==> flow/design.v <==
`timescale 1ns/1ps
module ALU(ALUControl, a, b, zero, less_greater, w);
    parameter N = 16;
    input [2:0] ALUControl;
    input signed [N-1:0] a, b;
    output zero, less_greater;
    output reg signed [N-1:0] w;
    always @(a or b or ALUControl) begin
        case (ALUControl)
            3'b000   :  w = a + b;
            3'b001   :  w = a - b;
            3'b010   :  w = a & b;
            3'b011    :  w = a | b;
            3'b101   :  w = $signed(a) < $signed(b) ? 16'd1 : 16'd0;
            3'b100   :  w = a ^ b;
            default:  w = {N{1'bx}};
        endcase
    end
    assign zero = (~|w);
    assign less_greater = |w;
endmodule
`timescale 1ns/1ps
module ALU_Controller(func3, Branch_funct, ALUOp, ALUControl);
    input [2:0] func3;
    input [1:0] Branch_funct;
    input [1:0] ALUOp;  
    output reg [2:0] ALUControl;
    always @(ALUOp or func3 or Branch_funct)begin
        case (ALUOp)
            2'b00   : ALUControl <= 3'b000;
            2'b01   : ALUControl <= 
                        (Branch_funct == 2'b00) ? 3'b001:
                        (Branch_funct == 2'b01) ? 3'b001:
                        (Branch_funct == 2'b10) ? 3'b101: 3'bxxx;
            2'b10   : ALUControl <= 
                        (func3 == 3'b000) ? 3'b000:
                        (func3 == 3'b001)  ? 3'b001:
                        (func3 == 3'b111) ? 3'b010:
                        (func3 == 3'b110) ? 3'b011:
                        (func3 == 3'b010) ? 3'b101 : 3'bxxx;
            2'b11   : ALUControl <= 3'b000;
            default: ALUControl <= 3'b000;
        endcase
    end
endmodule
module BranchController(Branch_funct, branch, less_greater, zero, w);
    input branch, zero, less_greater;
    input [1:0] Branch_funct;
    output reg w;
    always @(Branch_funct, zero, less_greater, branch) begin
        case (Branch_funct)
            2'b00   : w <= branch && zero;
            2'b01   : w <= branch && ~zero;
            2'b10   : w <= branch && less_greater;
            default: w <= 1'b0;
        endcase
    end
endmodule
`timescale 1ns/1ps
module CRegister(in, en, rst, clk, out);
    parameter N = 16;
    input [N-1:0] in;
    input en, clk, rst;
    output reg [N-1:0] out;
    always @(posedge clk or posedge rst) begin
        if (rst)
            out <= {N{1'b0}};
        else if (en)
            out <= in;
    end
endmodule
`timescale 1ns/1ps
module ImmExtension(immSrc, data, w);
    input [2:0] immSrc;
    input [12:0] data;
    parameter [2:0] L_T = 3'b000, S_T = 3'b001,
                    B_T = 3'b010, J_T = 3'b011,
                    I_T = 3'b100;
    output reg [15:0] w;
    always @(immSrc, data) begin
        case (immSrc)
            L_T   : w <= {{9{data[12]}},data[12], data[8:6] , data[2:0]};
            S_T   : w <= {{19{data[12]}},data[12], data[5:0]};
            J_T   : w <= {{3{data[12]}},data[12], data[11:0]};
            B_T   : w <= {{11{data[12]}}, data[12], data[9], data[2:0]};
            I_T   : w <= {{9{data[12]}},data[12], data[8:6], data[2:0]};
            default: w <= 16'dx;
        endcase
    end
endmodule
`timescale 1ns/1ps
module Mux2to1(slc, a, b, w);
    parameter N = 16;
    input slc;
    input [N-1:0] a, b;
    output [N-1:0] w;
    assign w = ~slc ? a : b;
endmodule
`timescale 1ns/1ps
module Mux4to1(slc, a, b, c, d, w);
    parameter N = 16;
    input [1:0] slc;
    input [N-1:0] a, b, c, d;
    output reg [N-1:0] w;
    always @(a or b or c or d or slc) begin
        case (slc)
            2'b00  : w <= a;
            2'b01  : w <= b;
            2'b10  : w <= c;
            2'b11  : w <= d;
            default: w <= {N{1'bx}};
        endcase
    end
endmodule
`timescale 1ns/1ps
module RegisterFile(clk, regWrite,
                    readRegister1, readRegister2,
                    writeRegister, writeData,
                    readData1, readData2);
    parameter WordLen = 16;
    parameter WordCount = 16;
    input regWrite, clk;
    input [2:0] readRegister1, readRegister2, writeRegister;
    input [WordLen-1:0] writeData;
    output [WordLen-1:0] readData1, readData2;
    reg [WordLen-1:0] registerFile [0:(WordCount /2)-1];
    always @(posedge clk) begin
        if (regWrite)
            registerFile[writeRegister] <= writeData;
    end
    assign readData1 = registerFile[readRegister1];
    assign readData2 = registerFile[readRegister2];
endmodule
`timescale 1ns/1ps
module MainController(clk, rst, op,
                      PCUpdate, adrSrc, memWrite, branch,
                      IRWrite, resultSrc, ALUOp, 
                      ALUSrcA, ALUSrcB, immSrc, regWrite, jump);
    input [2:0] op;
    input clk, rst;
    output reg [1:0]  resultSrc, ALUSrcA, ALUSrcB, ALUOp;
    output reg [2:0] immSrc;
    output reg adrSrc, regWrite, memWrite, PCUpdate, branch, IRWrite, jump;
    parameter [2:0] R_T = 3'b000, L_T = 3'b001,
                    S_T = 3'b010, B_T = 3'b011,
                    J_T = 3'b100, I_T = 3'b101;
    reg [11:0] pstate;
    reg [11:0] nstate;
    always @(*) begin
        case (pstate)
            12'b000000000001   : nstate = 12'b000000000010;
            12'b000000000010  : nstate =  (op == L_T)    ? 12'b000000000100     :
                                 (op == R_T)    ? 12'b000000010000     :
                                 (op == B_T)    ? 12'b000001000000     :                                   
                                 (op == J_T)    ? 12'b000000001000     :
                                 (op == S_T)    ? 12'b000010000000     : 
                                 (op == I_T)    ? 12'b100000000001     :12'b000000000001;   
            12'b100000000001 : nstate = 12'b000000100000;
            12'b000000000100 : nstate = 12'b001000000001;
            12'b000000010000 : nstate = 12'b000000100000;
            12'b000000100000: nstate = 12'b000000000001;
            12'b000001000000 : nstate = 12'b000000000001;
            12'b000000001000 : nstate = 12'b000000000001;
            12'b000010000000 : nstate = 12'b000100000000;
            12'b000100000000: nstate = 12'b000000000001;
            12'b001000000001: nstate = 12'b010000000001;
            12'b010000000001 : nstate = 12'b000000000001;
            default: nstate = 12'b000000000001;
        endcase
    end
    always @(pstate) begin
        {resultSrc, memWrite, ALUOp, ALUSrcA, ALUSrcB, immSrc, 
                regWrite, PCUpdate, branch, IRWrite, jump, adrSrc} = 18'b0;
        case (pstate)
            12'b000000000001 : begin
                IRWrite   = 1'b1;
                adrSrc    = 1'b0;
                ALUSrcA   = 2'b00;
                ALUSrcB   = 2'b10;
                ALUOp     = 2'b00;
                resultSrc = 2'b10;
                PCUpdate  = 1'b1;
            end
            12'b000000000010: begin
                ALUSrcA   = 2'b01;
                ALUSrcB   = 2'b01;
                ALUOp     = 2'b00;
                immSrc    = 3'b010;
            end
            12'b100000000001: begin 
                ALUSrcA   = 2'b10;
                ALUSrcB   = 2'b01;
                immSrc    = 3'b100;
                ALUOp     = 2'b11;
            end
            12'b000000000100: begin 
                ALUSrcA   = 2'b10;
                ALUSrcB   = 2'b01;
                immSrc    = 3'b000;
                ALUOp     = 2'b11;
            end
            12'b001000000001: begin
                resultSrc = 2'b00;
                adrSrc    = 1'b1;
            end
            12'b010000000001: begin
                resultSrc = 2'b01;
                regWrite  = 1'b1;
            end
            12'b000000010000: begin
                ALUSrcA   = 2'b10;
                ALUSrcB   = 2'b00;
                ALUOp     = 2'b10;
            end
            12'b000001000000: begin
                ALUSrcA   = 2'b10;
                ALUSrcB   = 2'b00;
                ALUOp     = 2'b01;
                resultSrc = 2'b00;
                branch    = 1'b1;
            end
            12'b000000001000: begin
                ALUSrcA   = 2'b01;
                ALUSrcB   = 2'b01;
                ALUOp     = 2'b00;
                resultSrc = 2'b10;
                immSrc    = 3'b011;
                jump      = 1'b1;
            end
            12'b000010000000: begin
                ALUSrcA   = 2'b10;
                ALUSrcB   = 2'b01;
                ALUOp     = 2'b00;
                immSrc    = 3'b001;
            end
            12'b000100000000: begin
                resultSrc = 2'b00;
                adrSrc    = 1'b1;
                memWrite  = 1'b1;
            end
            12'b000000100000: begin
                resultSrc = 2'b00;
                regWrite  = 1'b1;
            end
        endcase
    end
    always @(posedge clk or posedge rst) begin
        if (rst)
            pstate <= 12'b000000000001;
        else
            pstate <= nstate;
    end
endmodule
`timescale 1ns/1ps
module RISC_V_Controller(clk, rst, op, func3, Branch_funct, zero,less_greater,
                    PCWrite, adrSrc, memWrite,
                    IRWrite, resultSrc, ALUControl,
                    ALUSrcA, ALUSrcB, immSrc, regWrite);
    input [2:0] op;
    input [2:0] func3;
    input [1:0] Branch_funct;
    input clk, rst, zero, less_greater;
    output PCWrite, adrSrc, memWrite, IRWrite, regWrite;
    output [1:0] resultSrc, ALUSrcA, ALUSrcB;
    output [2:0] ALUControl;
    output [2:0] immSrc;
    wire PCUpdate, branch, Branch_out, jump;
    wire[1:0] ALUOp;
    MainController mainController(
        .clk(clk), .rst(rst), .op(op),
        .PCUpdate(PCUpdate),
        .adrSrc(adrSrc), .memWrite(memWrite),
        .branch(branch), .resultSrc(resultSrc),
        .ALUSrcA(ALUSrcA), .ALUSrcB(ALUSrcB),
        .immSrc(immSrc), .regWrite(regWrite),
        .IRWrite(IRWrite), .ALUOp(ALUOp), .jump(jump)
    );
    ALU_Controller ALUController(
        .func3(func3),  .ALUOp(ALUOp), .ALUControl(ALUControl), .Branch_funct(Branch_funct)
    );    
    BranchController Branch_Control(
                                    .Branch_funct(Branch_funct), .branch(branch), .less_greater(less_greater), .zero(zero), .w(Branch_out)
                                    );
    assign PCWrite = (PCUpdate | Branch_out | jump); 
endmodule
`timescale 1ns/1ps
module RISC_V_Datapath(clk, rst, PCWrite, adrSrc, memWrite,
                    IRWrite, resultSrc, ALUControl,
                    ALUSrcA, ALUSrcB, immSrc, regWrite,
                    op, func3, Branch_funct, zero, less_greater, funct7,
                    mem_addr, mem_wdata, mem_we, mem_rdata);
    input clk, rst, PCWrite, adrSrc, memWrite, IRWrite, regWrite;
    input [1:0] resultSrc, ALUSrcA, ALUSrcB;
    input [2:0] ALUControl;
    input [2:0] immSrc;
    input  [15:0] mem_rdata;
    output [15:0] mem_addr, mem_wdata;
    output        mem_we;
    output [2:0] op;
    output [2:0] func3;
    output [1:0] Branch_funct;
    output  zero, less_greater, funct7;
    wire [15:0] Adr, PC, ReadData, OldPC;
    wire [15:0] ImmExt, instr, Data;
    wire [15:0] RD1, RD2, A, B, SrcA, SrcB;
    wire [15:0] ALUResult, ALUOut, Result;
    CRegister  PCR  (.in(Result),    .en(PCWrite), .rst(rst), .clk(clk), .out(PC));
    CRegister OldPCR(.in(PC),        .en(IRWrite), .rst(rst), .clk(clk), .out(OldPC));
    CRegister  IR   (.in(ReadData),  .en(IRWrite), .rst(rst), .clk(clk), .out(instr));
    CRegister MDR   (.in(ReadData),  .en(1'b1),    .rst(rst), .clk(clk), .out(Data));
    CRegister AR    (.in(RD1),       .en(1'b1),    .rst(rst), .clk(clk), .out(A));
    CRegister BR    (.in(RD2),       .en(1'b1),    .rst(rst), .clk(clk), .out(B));
    CRegister ALUR  (.in(ALUResult), .en(1'b1),    .rst(rst), .clk(clk), .out(ALUOut));
    Mux2to1 AdrMux(.slc(adrSrc),    .a(PC),     .b(Result), .w(Adr));
    Mux4to1 AMux     (.slc(ALUSrcA),   .a(PC),     .b(OldPC),  .c(A),         .d(16'd0),  .w(SrcA));
    Mux4to1 BMux     (.slc(ALUSrcB),   .a(B),      .b(ImmExt), .c(16'd2),     .d(16'd0),  .w(SrcB));
    Mux4to1 ResultMux(.slc(resultSrc), .a(ALUOut), .b(Data),   .c(ALUResult), .d(ImmExt), .w(Result));
    ImmExtension Extend(
        .immSrc(immSrc), .data({instr[15], instr[11:0]}), .w(ImmExt)
    );
    ALU ALU_Instance(
        .ALUControl(ALUControl), .a(SrcA), .b(SrcB), 
        .zero(zero), .less_greater(less_greater), .w(ALUResult)
    );
    assign mem_addr  = Adr;
    assign mem_wdata = B;
    assign mem_we    = memWrite;
    assign ReadData  = mem_rdata;
    RegisterFile RF(
        .clk(clk), 
        .regWrite(regWrite),
        .writeData(Result), 
        .readData1(RD1), .readData2(RD2),
        .readRegister1(instr[5:3]), 
        .readRegister2(instr[8:6]),
        .writeRegister(instr[11:9])
    );
    assign funct7 = instr[15]; 
    assign op = instr[14:12];
    assign func3 = instr[2:0];
    assign Branch_funct = instr[11:10];
endmodule
`timescale 1ns/1ps
module RISC_V(clk, rst, mem_addr, mem_wdata, mem_we, mem_rdata);
    input clk, rst;
    input  [15:0] mem_rdata;  
    output [15:0] mem_addr;   
    output [15:0] mem_wdata;  
    output        mem_we;     
    wire [2:0] func3, ALUControl;
    wire[2:0] immSrc;
    wire zero, less_greater, PCSrc, memWrite, 
         regWrite, ALUSrc, PCWrite, adrSrc, IRWrite, funct7;
    wire [1:0] resultSrc, ALUSrcA, ALUSrcB, Branch_funct;
    wire [2:0] op; 
    RISC_V_Controller CU(
        .clk(clk), .rst(rst), .op(op), 
        .func3(func3), .immSrc(immSrc), .zero(zero), 
        .less_greater(less_greater), .PCWrite(PCWrite),
        .adrSrc(adrSrc), .memWrite(memWrite), 
        .IRWrite(IRWrite), .resultSrc(resultSrc), 
        .ALUControl(ALUControl), .ALUSrcA(ALUSrcA),
        .ALUSrcB(ALUSrcB), .regWrite(regWrite),
        .Branch_funct(Branch_funct)
    );
    RISC_V_Datapath DP(
        .clk(clk), .rst(rst), .less_greater(less_greater),
        .PCWrite(PCWrite), .adrSrc(adrSrc),
        .memWrite(memWrite), .IRWrite(IRWrite), 
        .resultSrc(resultSrc), .immSrc(immSrc), 
        .ALUControl(ALUControl), .op(op),
        .ALUSrcA(ALUSrcA), .func3(func3),
        .ALUSrcB(ALUSrcB), .zero(zero),
        .regWrite(regWrite), .Branch_funct(Branch_funct), .funct7(funct7),
        .mem_addr(mem_addr), .mem_wdata(mem_wdata), .mem_we(mem_we), .mem_rdata(mem_rdata)
    );
endmodule
* Tool chain data of RISC_V
What the tools print for RISC_V, step after step.
Line numbers count from 1 in the design file above.
Cell names lack the library's common part.
A cell with -- has no value.
- Top module :: RISC_V
- Clock input :: clk
- Standard-cell library :: sky130hd
- Timing corner :: tt_025C_1v80

* Word-level counts
Counts by Yosys on the flattened word-level netlist (proc, flatten, opt, wreduce; memories kept). Register bits leave out memories and registers merged into their read ports (data or address). Print and check cells are left out. Cells with the same type and inputs are merged into one.
Memory sizes are those after Yosys's memory passes, which may raise the word count (mostly to a power of two), join words into wider ones and drop unused or constant bits.
- Register bits after elaboration :: 92
- Latch bits :: 0
- RAM bits :: 128
- Bits in read-only memories :: 0
- Clocked read ports x word width :: 32
- Memories kept :: 1
- Input bits :: 18
- Output and inout bits :: 33
- Elaborated cells :: 121
- Add/sub/neg operators :: 2
- $mul :: 0
- Divide/modulo/power cells :: 0
- $lt $le $gt $ge :: 1
- Eq/ne operators :: 44
- Shift-type cells :: 0
- Mux-type cells :: 38
- Bitwise operators :: 5
- Reduce/logical cells :: 24
** Memory list
- DP.RF.registerFile :: depth 8, width 16, rd ports 2, write ports 1, line 126 : reg [WordLen-1:0] registerFile [0:(WordCount /2)-1];
** Operators with widths (number)
- case mux 16 bit (select 4 bit) :: 4
- case mux 16 bit (select 6 bit) :: 1
- case mux 12 bit (select 6 bit) :: 1
- two-way mux 12 bit :: 6
- two-way mux 16 bit :: 2
- two-way mux 3 bit :: 9
- == test 3 x 2 -> 1 bit (second input constant) :: 7
- == test 3 bit (second input constant) :: 7
- == test 2 bit (second input constant) :: 9
- OR reduction 2 bit :: 9
- adder 16 bit :: 1
- subtractor 16 bit :: 1
- less-than comparator 16 bit :: 1
- AND 16 bit :: 1
- bitwise OR 16 bit :: 1
- bitwise XOR 16 bit :: 1
- OR reduction 16 bit :: 1
- == test 12 x 1 -> 1 bit (second input constant) :: 1
- == test 12 x 10 -> 1 bit (second input constant) :: 1
- == test 12 x 11 -> 1 bit (second input constant) :: 1
- == test 12 bit (second input constant) :: 1
- == test 12 x 2 -> 1 bit (second input constant) :: 1
- == test 12 x 3 -> 1 bit (second input constant) :: 1
- == test 12 x 4 -> 1 bit (second input constant) :: 1
- == test 12 x 5 -> 1 bit (second input constant) :: 1
- == test 12 x 6 -> 1 bit (second input constant) :: 1
- == test 12 x 7 -> 1 bit (second input constant) :: 1
- == test 12 x 8 -> 1 bit (second input constant) :: 1
Other operator kinds: 15; their cells: 41.

* Longest topological paths
Yosys ltp: most cells in a row. Word level: on the elaborated netlist, between registers, memories and ports. Mapped: between sequential cells and ports; inverters and the memories' decode and read muxes count.
- Word-level depth :: 15
- ABC_AREA :: 0
- Gate-level depth with buffers :: 23

* Synthesis result
The flow's flattened synthesis, as Yosys stat reports it; memories are mapped. The netlist is that of the ABC_AREA named above (0 if unset); the other value can give another one.
Totals and module areas in this step are rounded.
** Cells by type (number)
- edfxtp_1 :: 128
- dfrtp_1 :: 123
- mux4_2 :: 79
- mux2_2 :: 83
- ha_1 :: 54
- nor2_1 :: 63
- inv_1 :: 62
- a21oi_1 :: 41
- mux2i_1 :: 19
- nand2_1 :: 46
- o21ai_0 :: 34
- a211oi_1 :: 20
- mux2_4 :: 10
- clkbuf_1 :: 38
- nor3_1 :: 25
- a31oi_1 :: 10
- nand2b_1 :: 10
- a22oi_1 :: 8
Not listed: further types 71, cells in them 197.
- Cells in the netlist :: 1050
- Synthesis area :: 14000 um^2
- Sequential area :: 6900 um^2
- Mapped flip-flops :: 252
The figures by module come from a second, unflattened synthesis with its own total; it is not the netlist above.
- Cell total of the unflattened synthesis :: 1082
- Area total of the unflattened synthesis :: 16000 um^2
Rows give one instance, submodules left out.
** By module
- RegisterFile :: times used 1, cells 255, area 6000 um^2
- CRegister :: times used 7, cells 35, area 650 um^2
- ALU :: times used 1, cells 416, area 2700 um^2
- Mux4to1 :: times used 3, cells 20, area 420 um^2
- MainController :: times used 1, cells 41, area 470 um^2
- Mux2to1 :: times used 1, cells 18, area 250 um^2
- ImmExtension :: times used 1, cells 22, area 230 um^2
- BranchController :: times used 1, cells 11, area 80 um^2
- ALU_Controller :: times used 1, cells 10, area 65 um^2
- RISC_V_Datapath :: times used 1, cells 3, area 15 um^2
- RISC_V_Controller :: times used 1, cells 1, area 6.3 um^2
- RISC_V :: times used 1, cells 0, area 0.0 um^2

* Worst setup path after synthesis
OpenSTA on the mapped netlist: ideal clock, no wires. The path of least setup slack (recovery checks aside). Input and output delay are each 20% of the period. Register names are those of the netlist, which keeps one name where synthesis merged equal registers.
- Kind :: flip-flop to output port
- From :: register CU.mainController.pstate
- To :: output port mem_addr[12]
- Clock period :: 8000 ps
- Output delay :: 1600 ps
- Launch time at the first pin :: 0 ps
- Data arrival time :: 4648 ps
- Data required time :: 6400 ps
- Setup slack :: 1752 ps
- Path delay :: 4648 ps
- Stages on the path :: 20
- Path buffers :: 1
- Synthesis period reached :: 6248 ps
"path delay" = arrival - input delay + setup time.
At an output port there is no setup time.
"stages on the path" counts driving pins, that of a launching flip-flop among them; a cell with two outputs on the path counts twice.
"synthesis period reached" is the clock period less the worst setup slack; recovery checks do not enter. This is arithmetic on one report: input and output delays are still those of the set period (20% each).
An end named without its bit number is one bit of that signal or, where synthesis recoded a state register, one of its new flip-flops.
- Path through :: dfrtp_1 nor3_1 inv_1 or3_1 clkbuf_1 nor2_1 nand2_1 o21ai_0 ha_1 inv_1 fa_1 nand2b_1 a2111o_1 o21a_1 a31oi_1 o22ai_1 o21ai_1 o221ai_1 mux4_2 mux2_2
** Ends and longest elaborated chain, post-synthesis
- from (decl) :: line 147 : reg [11:0] pstate;
- from (assign) :: line 249 : pstate <= 12'b000000000001;
- from (assign) :: line 251 : pstate <= nstate;
- to (decl) :: line 347 : output [15:0] mem_addr;
Chain of elaborated cells between the ends: none given.

* Path in the finished layout
From the final timing report of run 1: the path of least setup slack in the routed layout; clock arrival at registers is part of the times.
The path's times are printed in steps of 10 ps; the period is the one set.
- Kind :: flip-flop to output port
- From :: register CU.mainController.pstate
- To :: output port mem_addr[12]
- Clock period :: 4500 ps
- Output delay :: 900 ps
- Launch time at the first pin :: 540 ps
- Data arrival time :: 5360 ps
- Data required time :: 3600 ps
- Setup slack :: -1760 ps
- Stages on the path :: 20
- Path buffers :: 2
An end named without its bit number is one bit of that signal or, where synthesis recoded a state register, one of its new flip-flops.
- Path through :: dfrtp_1 nor3_2 inv_1 or3_4 buf_6 mux2i_2 o21ai_2 ha_2 inv_2 fa_2 nand2b_4 a2111o_1 o21a_1 a31oi_4 o22ai_2 o21ai_2 o221ai_2 mux4_2 mux2_4 buf_6
** Ends and longest elaborated chain, after layout
- from (decl) :: line 147 : reg [11:0] pstate;
- from (assign) :: line 249 : pstate <= 12'b000000000001;
- from (assign) :: line 251 : pstate <= nstate;
- to (decl) :: line 347 : output [15:0] mem_addr;
Chain of elaborated cells between the ends: none given.

==> runs of RISC_V <==
Stored flow runs of RISC_V (2 of them; Yosys, OpenROAD, sky130hd). They differ in their settings and are not a sequence. Constraints: input delay and output delay 20% of the set period each, output load 0.01 pF.
"critical setup path time" is the time allowed to the run's worst setup path (the clock period less input and output delay, where it has them) less its slack. Clock arrival times count: a late capture clock shortens it, a late launch clock lengthens it.
By "total design power" is meant OpenSTA's value without simulated activity: inputs other than the clock are taken to toggle once in ten clock periods, and the tool carries that through the logic.
"critical setup path time" is given in steps of 10 ps.
Results are given in rounded form.

* Run 1
** Files
==> flow/run.sh <==
#!/bin/bash
# the make line also repeats the synthesis and layout settings of config.mk as NAME=value (left out here)
make -C /OpenROAD-flow-scripts/flow DESIGN_CONFIG=/design/flow/config.mk WORK_HOME=/design/flow/orfs CLKGATE_MAP_FILE= finish
==> flow/config.mk <==
export PLATFORM = sky130hd
export DESIGN_NAME = RISC_V
export DESIGN_NICKNAME = RISC_V
export VERILOG_FILES = /design/flow/design.v
export SDC_FILE = /design/flow/constraint.sdc
export NUM_CORES = 4
export LEC_CHECK = 0
export ABC_AREA = 0
export CAP_MARGIN = 20
export CORE_ASPECT_RATIO = 0.75
export CORE_MARGIN = 3
export CORE_UTILIZATION = 61
export CTS_CLUSTER_SIZE = 72
export PLACE_DENSITY = 0.55
export SLEW_MARGIN = 30
==> flow/constraint.sdc <==
create_clock -name core_clock -period 4.5 [get_ports {clk}]
set_input_delay 0.9000 -clock core_clock [delete_from_list [all_inputs] [get_ports {clk}]]
set_output_delay 0.9000 -clock core_clock [all_outputs]
set_load 0.01 [all_outputs]
** Results
- Utilization of the finished layout :: 86 %
- Critical setup path time :: 5360 ps
- Worst path kind :: flip-flop to output port
- Die area :: 25000 um^2
- Final setup TNS :: -49000 ps
- Total design power :: 4700 µW
- Worst setup slack after layout :: -1800 ps
- Netlist area reported by Yosys :: 14000 um^2
- Worst-case hold slack :: 410 ps

* Run 2
** Files
==> flow/run.sh <==
#!/bin/bash
# the make line also repeats the synthesis and layout settings of config.mk as NAME=value (left out here)
make -C /OpenROAD-flow-scripts/flow DESIGN_CONFIG=/design/flow/config.mk WORK_HOME=/design/flow/orfs CLKGATE_MAP_FILE= finish
==> flow/config.mk <==
export PLATFORM = sky130hd
export DESIGN_NAME = RISC_V
export DESIGN_NICKNAME = RISC_V
export VERILOG_FILES = /design/flow/design.v
export SDC_FILE = /design/flow/constraint.sdc
export NUM_CORES = 4
export LEC_CHECK = 0
export CAP_MARGIN = 20
export CORE_MARGIN = 2
export CORE_UTILIZATION = 40
export SLEW_MARGIN = 20
==> flow/constraint.sdc <==
create_clock -name core_clock -period 4.74 [get_ports {clk}]
set_input_delay 0.9480 -clock core_clock [delete_from_list [all_inputs] [get_ports {clk}]]
set_output_delay 0.9480 -clock core_clock [all_outputs]
set_load 0.01 [all_outputs]
** Results
- Utilization of the finished layout :: 56 %
- Critical setup path time :: 4890 ps
- Worst path kind :: flip-flop to output port
- Die area :: 36000 um^2
- Final setup TNS :: -15000 ps
- Total design power :: 4400 µW
- Worst setup slack after layout :: -1100 ps
- Netlist area reported by Yosys :: 14000 um^2
- Worst-case hold slack :: 400 ps
